==> flow/design.v <==
`timescale 1ns / 10ps
`timescale 1ns / 1ps
`timescale 1ns / 10ps
module pipelined_4stage(clk, rst, imem_addr, imem_data, aluout);
input clk;										
input rst;
output [9:0] imem_addr;			 
input [32-1:0] imem_data;	 
output [32-1:0] aluout;
wire [32-1:0]inst_addr;
wire [32-1:0] inst_out;
wire [32-1:0] inst_in;
assign imem_addr = inst_addr[9:0];
assign inst_out = imem_data;
datapath_mux DP(
	.clk(clk),
	.rst(rst),
	.inst(inst_out),
	.WB_aluout(aluout)
);
PC1 pc(
	.clk(clk),
	.rst(rst),
	.currPC(inst_addr),
	.nextPC(inst_addr)
);
IF_ID_stage IIS(
	.clk(clk),
	.rst(rst), 
	.instout(inst_out), 
	.instin(inst_in)
);
endmodule
`timescale 1ns / 10ps
`timescale 1ns / 1ps
module datapath_mux (
	clk,
	rst,
	inst,
	WB_aluout
);
input		  clk;
input		  rst;
input  [32-1:0] inst;
output  [32-1:0] WB_aluout;
wire [32-1:0] inst_out;
wire [2:0]	aluop_in;
wire [2:0]	aluop_out;
wire alusrc_in;
wire alusrc_out;
wire regDST;
wire wen;
wire [32-1:0] rdata1_in;
wire [32-1:0] rdata2_in;
wire [32-1:0] rdata1_out;
wire [32-1:0] rdata2_out;
wire [32-1:0] wdata_out;
wire [5-1:0] waddr_out;
wire [32-1:0] aluout;
wire [5-1:0] WB_muxout;
wire [32-1:0]rdata2_imm=alusrc_out ? {16'b0,inst_out[15:0]} : rdata2_out; 
wire [5-1:0]waddr_regDST=regDST ? inst[15:11] : inst[20:16]; 
control CO (
    .inst_cntrl(inst[31:26]),
    .wen_cntrl(wen),
    .alusrc_cntrl(alusrc_in),
    .regdst_cntrl(regDST),
    .aluop_cntrl(aluop_in)
);
regfile RFO (
    .clk(clk),
    .rst(rst),
    .wen(wen),
    .raddr1(inst[25:21]),
    .raddr2(inst[20:16]),
    .waddr(WB_muxout),
    .wdata(WB_aluout),
    .rdata1(rdata1_in),
    .rdata2(rdata2_in)
);
ID_EXE_stage IXS(
    .clk(clk),  
    .rst(rst), 
    .aluop_in(aluop_in), 
    .alusrc_in(alusrc_in), 
    .rdata1_in(rdata1_in), 
    .rdata2_in(rdata2_in),
    .inst_in(inst),
    .wregdst_in(waddr_regDST),
    .aluop_out(aluop_out),
    .alusrc_out(alusrc_out), 
    .rdata1_out(rdata1_out), 
    .rdata2_out(rdata2_out), 
    .inst_out(inst_out),
    .wregdst_out(waddr_out)
);
alu ALU0 (
    .a(rdata1_out),
    .b(rdata2_imm),
    .op(aluop_out),
    .out(aluout)
);
EXE_WBstage EWS(
	.clk(clk),
	.rst(rst),
	.aluin(aluout),
	.aluout(WB_aluout),
	.muxin(waddr_out),
	.muxout(WB_muxout)	
);
endmodule  
`timescale 1ns / 10ps
module PC1(clk,rst,nextPC,currPC);
		 input clk,rst;		 
		 input [32 - 1:0]nextPC;		  
		 output reg [32 - 1:0]currPC;
always @(posedge clk)
  begin
    if(rst)
      begin
	currPC <= 0;
      end
    else
      begin
        currPC <= nextPC + 1;
      end
  end
endmodule	
`timescale 1ns / 10ps
module IF_ID_stage (
	clk,  rst, instout, instin
);
input clk, rst;
input [32 - 1:0]instout;
output reg [32 - 1:0]instin;
always @(posedge clk)
  begin
    if(rst)
      begin
	instin <= 0;
      end
    else
      begin
        instin <= instout;
      end
  end
endmodule
`timescale 1ns / 10ps
module ID_EXE_stage (
	clk,  rst, aluop_in, alusrc_in, rdata1_in, rdata2_in, inst_in, wregdst_in,
	aluop_out, alusrc_out, rdata1_out, rdata2_out, inst_out, wregdst_out
);
input clk, rst, alusrc_in;
input [2:0] aluop_in;
input [32-1:0] rdata1_in;
input [32-1:0] rdata2_in;
input [32-1:0] inst_in;
input [5-1:0] wregdst_in;
output reg alusrc_out;
output reg[2:0] aluop_out;
output reg [32-1:0] rdata1_out;
output reg [32-1:0] rdata2_out;
output reg [32-1:0] inst_out;
output reg [5-1:0] wregdst_out;
always @(posedge clk)
  begin
    if(rst)
      begin
	aluop_out <= 0; 
	alusrc_out <= 0; 
	rdata1_out <= 0; 
	rdata2_out <= 0; 
	inst_out <= 0;
	wregdst_out <= 0;
      end
    else
      begin
        aluop_out <= aluop_in; 
	alusrc_out <= alusrc_in; 
	rdata1_out <= rdata1_in; 
	rdata2_out <= rdata2_in; 
	inst_out <= inst_in;
	wregdst_out <= wregdst_in;
      end
  end
endmodule
`timescale 1ns / 10ps
module EXE_WBstage (
	clk,  rst, aluin, aluout,
	muxin, muxout             
);
input clk, rst;
input [32-1:0]aluin;
input [5-1:0]muxin;
output reg[5-1:0]muxout;
output reg [32-1:0]aluout;
always @(posedge clk)
  begin
    if(rst)
      begin
	aluout <= 0;
	muxout <= 0;
      end
    else
      begin
        aluout <= aluin;
	muxout <= muxin;
      end
  end
endmodule
`timescale 1ns / 10ps
module alu(
   a,    
   b,    
   op,    
   out    
   );
   input [32-1:0] a, b;
   input [2:0] op;
   output reg [32-1:0] out;
always @(a or b or op )
begin
   case(op)
       6'b000000: out = a+b;
       6'b000001: out = a - b;
       6'b000010: out = a & b;
       6'b000011:  out = a^b;
       6'b000100: out = a<=b;
       6'b000101: out = a*b;
       6'b000110: out = a+b;
default: out = 0;  
   endcase
end
endmodule
`timescale 1ns / 10ps
module control(
  input [5:0] inst_cntrl, 
  output reg wen_cntrl,
  output reg alusrc_cntrl,
  output reg regdst_cntrl,
  output reg [2:0] aluop_cntrl
  );
  always@(inst_cntrl)
  begin
    case(inst_cntrl)
			6'b000000: begin
					wen_cntrl=1;
					alusrc_cntrl=0;
					regdst_cntrl=1;
					aluop_cntrl=inst_cntrl[2:0];
			end
        6'b000001: begin
                wen_cntrl=1;
					 alusrc_cntrl=0;
					 regdst_cntrl=1;
                aluop_cntrl=inst_cntrl[2:0];
        end
        6'b000010: begin
                wen_cntrl=1;
					 alusrc_cntrl=0;
					 regdst_cntrl=1;
                aluop_cntrl=inst_cntrl[2:0];
        end
        6'b000011: begin
                wen_cntrl=1;
					 alusrc_cntrl=0;
					 regdst_cntrl=1;
                aluop_cntrl=inst_cntrl[2:0];
        end
        6'b000100: begin
                wen_cntrl=1;
					 alusrc_cntrl=0;
					 regdst_cntrl=1;
                aluop_cntrl=inst_cntrl[2:0];
        end
        6'b000101: begin
                wen_cntrl=1;
					 alusrc_cntrl=0;
					 regdst_cntrl=1;
                aluop_cntrl=inst_cntrl[2:0];
			end
		6'b000110: begin
                wen_cntrl=1;
					 alusrc_cntrl=1;
					 regdst_cntrl=0;
                aluop_cntrl=inst_cntrl[2:0];
        end
		default: begin
				wen_cntrl=1; 
				alusrc_cntrl=0;
				regdst_cntrl=1;
				aluop_cntrl=inst_cntrl[2:0];
		end	
    endcase
  end
endmodule
`timescale 1ns / 10ps
`timescale 1ns / 1ps
module regfile (
	clk,
	rst,
	wen,
	raddr1, 
	raddr2, 
	waddr, 
	wdata, 
	rdata1,
	rdata2
	);
	input clk;
	input rst;
	input wen;
	input [5-1:0] raddr1; 
	input [5-1:0] raddr2; 
	input [5-1:0] waddr; 
	input [32-1:0] wdata; 
	output [32-1:0] rdata1;
	output [32-1:0] rdata2;
	reg [32-1:0] regdata [0:32-1];
integer i;
	always@(posedge clk)
		begin
			if(rst)
				begin
					for (i=0; i<32; i=i+1)
					regdata[i] <=0;
					regdata[8] <=5; 
					regdata[3] <=2;
				end
			else
				regdata[waddr] <= (wen == 1) ? wdata : regdata[waddr]; 
		end
	assign rdata1 = ((wen) && (waddr == raddr1)) ? wdata : regdata[raddr1]; 
	assign rdata2 = ((wen) && (waddr == raddr2)) ? wdata : regdata[raddr2];
endmodule 
Reports on pipelined_4stage
What the tools print for pipelined_4stage, step after step.
Lines are those of the file above, counted from 1.
Library cell names are shortened.
Not given: -
- design top: pipelined_4stage
- clock: clk
- cell library: sky130hd
- corner: tt_025C_1v80

Word level
Source: Yosys, flattened and elaborated, memories not mapped. Widths are those after wreduce; folded enables and synchronous resets count as part of the registers. Registers that Yosys merges into a memory's read port (data or address) are not register bits. Print and check cells do not count. Equal cells are merged and count once.
Memory sizes are those after Yosys's memory passes, which may raise the word count (mostly to a power of two), join words into wider ones and drop unused or constant bits.
- noted mux-type cells: 11
- noted bitwise operators: 2
- noted reduce/logical cells: 3
- equal/unequal tests at 7
- $mul at 1
- magnitude comparators at 1
- noted add/subtract/negate cells: 3
- operators by type and width (cell ; count):
    32-bit by 32-bit multiplier with 32-bit output ; 1
    32-bit parallel mux with 6-bit select ; 1
    32-bit two-way mux ; 3
    32-bit by 1-bit adder with 32-bit output (second input constant) ; 1
    32-bit adder ; 1
    32-bit subtractor ; 1
    32-bit <= comparator ; 1
    32-bit bitwise AND ; 1
    32-bit bitwise XOR ; 1
    32-bit OR reduction ; 1
    5-bit two-way mux ; 3
    3-bit equality test (second input constant) ; 3
    3-bit by 2-bit equality test with 1-bit output (second input constant) ; 2
    6-bit by 3-bit equality test with 1-bit output (second input constant) ; 1
    1-bit two-way mux ; 4
    3-bit by 1-bit equality test with 1-bit output (second input constant) ; 1
    3-bit logical NOT ; 1
    2-bit OR reduction ; 1
- flip-flop bits (word level) at 94
- noted memory cells: 1
- elaborated cells: 36
- noted bits in writable memories: 1024
- output and inout bits: 42
- memory list (memory ; depth ; bits a word ; RTL line ; text):
    DP.RFO.regdata ; 32 ; 32 ; 319 ; reg [32-1:0] regdata [0:32-1];

Longest topological paths
Yosys ltp: most cells in a row. Word level: on the elaborated netlist, between registers, memories and ports. Mapped: between sequential cells and ports; inverters and the memories' decode and read muxes count.
- depth in word-level cells at 3
- ABC_AREA: 1
- depth in mapped cells: 46

Netlist
Source: synth_stat.txt of the flow (Yosys; design flattened, memories mapped). It holds for the ABC_AREA given above (unset counts as 0); a run with the other value may have another netlist.
Totals and module areas in this step are rounded.
- cells by type (cell type ; count ; total area (um^2)):
    edfxtp_1 ; 1024 ; 3.07E+04
    nor2_1 ; 2518 ; 9.45E+03
    fa_1 ; 410 ; 8.21E+03
    o21ai_0 ; 1421 ; 7.11E+03
    inv_1 ; 812 ; 3.05E+03
    nand2_1 ; 802 ; 3.01E+03
    dfxtp_1 ; 136 ; 2.72E+03
    clkbuf_1 ; 651 ; 2.44E+03
    ha_1 ; 188 ; 2.35E+03
    o22ai_1 ; 296 ; 1.85E+03
    a21oi_1 ; 316 ; 1.58E+03
    o221ai_1 ; 158 ; 1.38E+03
    nand3_1 ; 249 ; 1.25E+03
    o211ai_1 ; 49 ; 367.853
    a32oi_1 ; 33 ; 289.027
    nand4_1 ; 45 ; 281.52
    buf_2 ; 53 ; 265.254
    xor2_1 ; 20 ; 175.168
Not listed: further types 42, cells in them 280.
- area of sequential cells at 33500 um^2
- cell count at 9461
- flip-flop cells at 1160
- noted cell area after synthesis: 78400 um^2

Path before layout
Path of least setup slack by OpenSTA after synthesis, without wires, with an ideal clock, recovery checks aside; 20% of the period is set as input and as output delay. Where synthesis merged equal registers, the netlist keeps one of their names.
- path type: reg-to-reg
- from: register DP.IXS.alusrc_out
- to: register DP.EWS.aluout[31]
- clock period: 8.0 ns
- noted setup slack: 1.103 ns
- required time at 7.891 ns
- path buffers: 3
- driving pins on the path at 33
- arrival time at 6.788 ns
- path delay at 6.897 ns
- synthesis period reached at 6.897 ns
"path delay" = arrival - input delay + setup time.
"driving pins on the path": output pins that drive a net of the path, with the launching flip-flop's if there is one; two outputs of one cell count as two.
"synthesis period reached" = period - worst setup slack (recovery checks aside). The figure is calculated, with input and output delays left at 20% of the set period.
Between the ends stands the longest chain of elaborated cells between them, by number of cells; it is not shown to be the way that was timed. Of several equally long chains one is given.
Each line given opens the expression or statement behind the cell; cells for indexed reads and writes are added by Yosys, which also makes memories of some case tables.
- cells stage by stage: dfxtp_1 > buf_6 > buf_4 > o21ai_2 > clkbuf_1 > nor2_1 > fa_1 > inv_1 > fa_1 > fa_1 > fa_1 > inv_1 > fa_1 > inv_1 > fa_1 > inv_1 > fa_1 > fa_1 > ha_1 > nand2_1 > nor2_1 > nor3b_1 > nand3_1 > nand3_1 > nand2_1 > o211ai_1 > a21oi_1 > inv_1 > nand3_1 > nand3_1 > nand3_1 > nand2_1 > inv_1
- cells in the longest elaborated chain: 3
- RTL lines, path after synthesis (what ; RTL line ; text):
    from (decl) ; 159 ; output reg alusrc_out;
    from (assign) ; 170 ; alusrc_out <= 0;
    from (assign) ; 179 ; alusrc_out <= alusrc_in;
    32-bit two-way mux ; 61 ; wire [32-1:0]rdata2_imm=alusrc_out ? {16'b0,inst_out[15:0]} : rdata2_out;
    32-bit by 32-bit multiplier with 32-bit output ; 229 ; 6'b000101: out = a*b;
    32-bit parallel mux with 6-bit select ; 223 ; case(op)
    to (assign) ; 201 ; aluout <= 0;
    to (assign) ; 206 ; aluout <= aluin;
    to (decl) ; 196 ; output reg [32-1:0]aluout;

Timing after layout
From the final timing report of job 1: the path of least setup slack in the routed layout; clock arrival at registers is part of the times.
- path type: reg-to-reg
- from: register DP.IXS.rdata1_out[1]
- to: register DP.EWS.aluout[31]
- noted setup slack: 1.89 ns
- arrival time at 9.54 ns
- required time at 11.43 ns
- clock period: 10.6 ns
- driving pins on the path at 37
- path buffers: 2
Between the ends stands the longest chain of elaborated cells between them, by number of cells; it is not shown to be the way that was timed. Of several equally long chains one is given.
- cells stage by stage: dfxtp_1 > clkbuf_2 > inv_1 > clkbuf_1 > nor2_1 > fa_1 > inv_1 > fa_1 > inv_1 > fa_1 > fa_1 > inv_1 > fa_1 > fa_1 > fa_1 > fa_1 > inv_1 > nand2_1 > nand3b_1 > nand2_2 > nor2_2 > inv_1 > nand2_1 > nand2_1 > nand2_1 > nand2_1 > nand2_1 > nand3_1 > nand2_2 > inv_2 > nand2_2 > nand2_1 > nand2_1 > nand3_2 > nand3_1 > nand2_1 > inv_1
- cells in the longest elaborated chain: 2
- RTL lines, path after layout (what ; RTL line ; text):
    from (decl) ; 161 ; output reg [32-1:0] rdata1_out;
    32-bit by 32-bit multiplier with 32-bit output ; 229 ; 6'b000101: out = a*b;
    32-bit parallel mux with 6-bit select ; 223 ; case(op)
    to (assign) ; 201 ; aluout <= 0;
    to (assign) ; 206 ; aluout <= aluin;
    to (decl) ; 196 ; output reg [32-1:0]aluout;

## Implementation results

Stored flow runs of pipelined_4stage (3 of them; Yosys, OpenROAD, sky130hd). They differ in their settings and are not a sequence. Constraints: input delay and output delay 20% of the set period each, output load 0.01 pF.
"reached clock period": clock period set for the run, less the worst setup slack. It is reckoned from that one timing run; input and output delays stay at 20% of the period that was set.
By "total power of the final layout" is meant OpenSTA's value without simulated activity: inputs other than the clock are taken to toggle once in ten clock periods, and the tool carries that through the logic.
The measured numbers are rounded.

Job 1

==> flow/run.sh <==
#!/bin/bash
# the make line also repeats the synthesis and layout settings of config.mk as NAME=value (left out here)
make -C /OpenROAD-flow-scripts/flow DESIGN_CONFIG=/design/flow/config.mk WORK_HOME=/design/flow/orfs CLKGATE_MAP_FILE= finish
==> flow/config.mk <==
export PLATFORM = sky130hd
export DESIGN_NAME = pipelined_4stage
export DESIGN_NICKNAME = pipelined_4stage
export VERILOG_FILES = /design/flow/design.v
export SDC_FILE = /design/flow/constraint.sdc
export NUM_CORES = 4
export LEC_CHECK = 0
export ABC_AREA = 1
export CAP_MARGIN = 0
export CELL_PAD_IN_SITES_DETAIL_PLACEMENT = 1
export CORE_ASPECT_RATIO = 0.68
export CORE_MARGIN = 3
export CORE_UTILIZATION = 33
export CTS_CLUSTER_DIAMETER = 219
export CTS_CLUSTER_SIZE = 68
export GPL_ROUTABILITY_DRIVEN = 1
export GPL_TIMING_DRIVEN = 0
export MAX_ROUTING_LAYER = met5
export MIN_ROUTING_LAYER = met1
export PLACE_DENSITY = 0.46
export SETUP_SLACK_MARGIN = 2.06
export SLEW_MARGIN = 10
export TNS_END_PERCENT = 40
==> flow/constraint.sdc <==
create_clock -name core_clock -period 10.6 [get_ports {clk}]
set_input_delay 2.1200 -clock core_clock [delete_from_list [all_inputs] [get_ports {clk}]]
set_output_delay 2.1200 -clock core_clock [all_outputs]
set_load 0.01 [all_outputs]

Measured in job 1:
- cell area after synthesis: 78400 um^2
- die size: 243000 um^2
- noted the utilization after routing: 37.5%
- worst setup slack after layout at 1.89 ns
- final worst hold slack: 0.434 ns
- noted the total power of the final layout: 16.1 mW
- reached clock period: 8.715 ns

Job 2

==> flow/run.sh <==
#!/bin/bash
# the make line also repeats the synthesis and layout settings of config.mk as NAME=value (left out here)
make -C /OpenROAD-flow-scripts/flow DESIGN_CONFIG=/design/flow/config.mk WORK_HOME=/design/flow/orfs CLKGATE_MAP_FILE= finish
==> flow/config.mk <==
export PLATFORM = sky130hd
export DESIGN_NAME = pipelined_4stage
export DESIGN_NICKNAME = pipelined_4stage
export VERILOG_FILES = /design/flow/design.v
export SDC_FILE = /design/flow/constraint.sdc
export NUM_CORES = 4
export LEC_CHECK = 0
export CAP_MARGIN = 20
export CELL_PAD_IN_SITES_DETAIL_PLACEMENT = 1
export CORE_MARGIN = 6
export CORE_UTILIZATION = 37
export CTS_CLUSTER_DIAMETER = 220
export CTS_CLUSTER_SIZE = 77
export GPL_TIMING_DRIVEN = 1
export MIN_ROUTING_LAYER = met2
export PLACE_DENSITY_LB_ADDON = 0.01
export SLEW_MARGIN = 20
export TNS_END_PERCENT = 20
==> flow/constraint.sdc <==
create_clock -name core_clock -period 5.54 [get_ports {clk}]
set_input_delay 1.1080 -clock core_clock [delete_from_list [all_inputs] [get_ports {clk}]]
set_output_delay 1.1080 -clock core_clock [all_outputs]
set_load 0.01 [all_outputs]

Measured in job 2:
- cell area after synthesis: 76100 um^2
- die size: 217000 um^2
- noted the utilization after routing: 41.9%
- worst setup slack after layout at -2.08 ns
- final worst hold slack: 0.441 ns
- noted the total power of the final layout: 22.5 mW
- reached clock period: 7.618 ns

Job 3

==> flow/run.sh <==
#!/bin/bash
# the make line also repeats the synthesis and layout settings of config.mk as NAME=value (left out here)
make -C /OpenROAD-flow-scripts/flow DESIGN_CONFIG=/design/flow/config.mk WORK_HOME=/design/flow/orfs CLKGATE_MAP_FILE= finish
==> flow/config.mk <==
export PLATFORM = sky130hd
export DESIGN_NAME = pipelined_4stage
export DESIGN_NICKNAME = pipelined_4stage
export VERILOG_FILES = /design/flow/design.v
export SDC_FILE = /design/flow/constraint.sdc
export NUM_CORES = 4
export LEC_CHECK = 0
export ABC_AREA = 1
export CAP_MARGIN = 20
export CELL_PAD_IN_SITES_DETAIL_PLACEMENT = 0
export CORE_ASPECT_RATIO = 0.79
export CORE_MARGIN = 3
export CORE_UTILIZATION = 33
export CTS_CLUSTER_DIAMETER = 201
export CTS_CLUSTER_SIZE = 68
export GPL_ROUTABILITY_DRIVEN = 0
export GPL_TIMING_DRIVEN = 1
export MAX_ROUTING_LAYER = met4
export PLACE_DENSITY = 0.46
export SLEW_MARGIN = 30
export TNS_END_PERCENT = 40
==> flow/constraint.sdc <==
create_clock -name core_clock -period 10.6 [get_ports {clk}]
set_input_delay 2.1200 -clock core_clock [delete_from_list [all_inputs] [get_ports {clk}]]
set_output_delay 2.1200 -clock core_clock [all_outputs]
set_load 0.01 [all_outputs]

Measured in job 3:
- cell area after synthesis: 78400 um^2
- die size: 243000 um^2
- noted the utilization after routing: 35.2%
- worst setup slack after layout at 1.64 ns
- final worst hold slack: 0.421 ns
- noted the total power of the final layout: 12.8 mW
- reached clock period: 8.965 ns
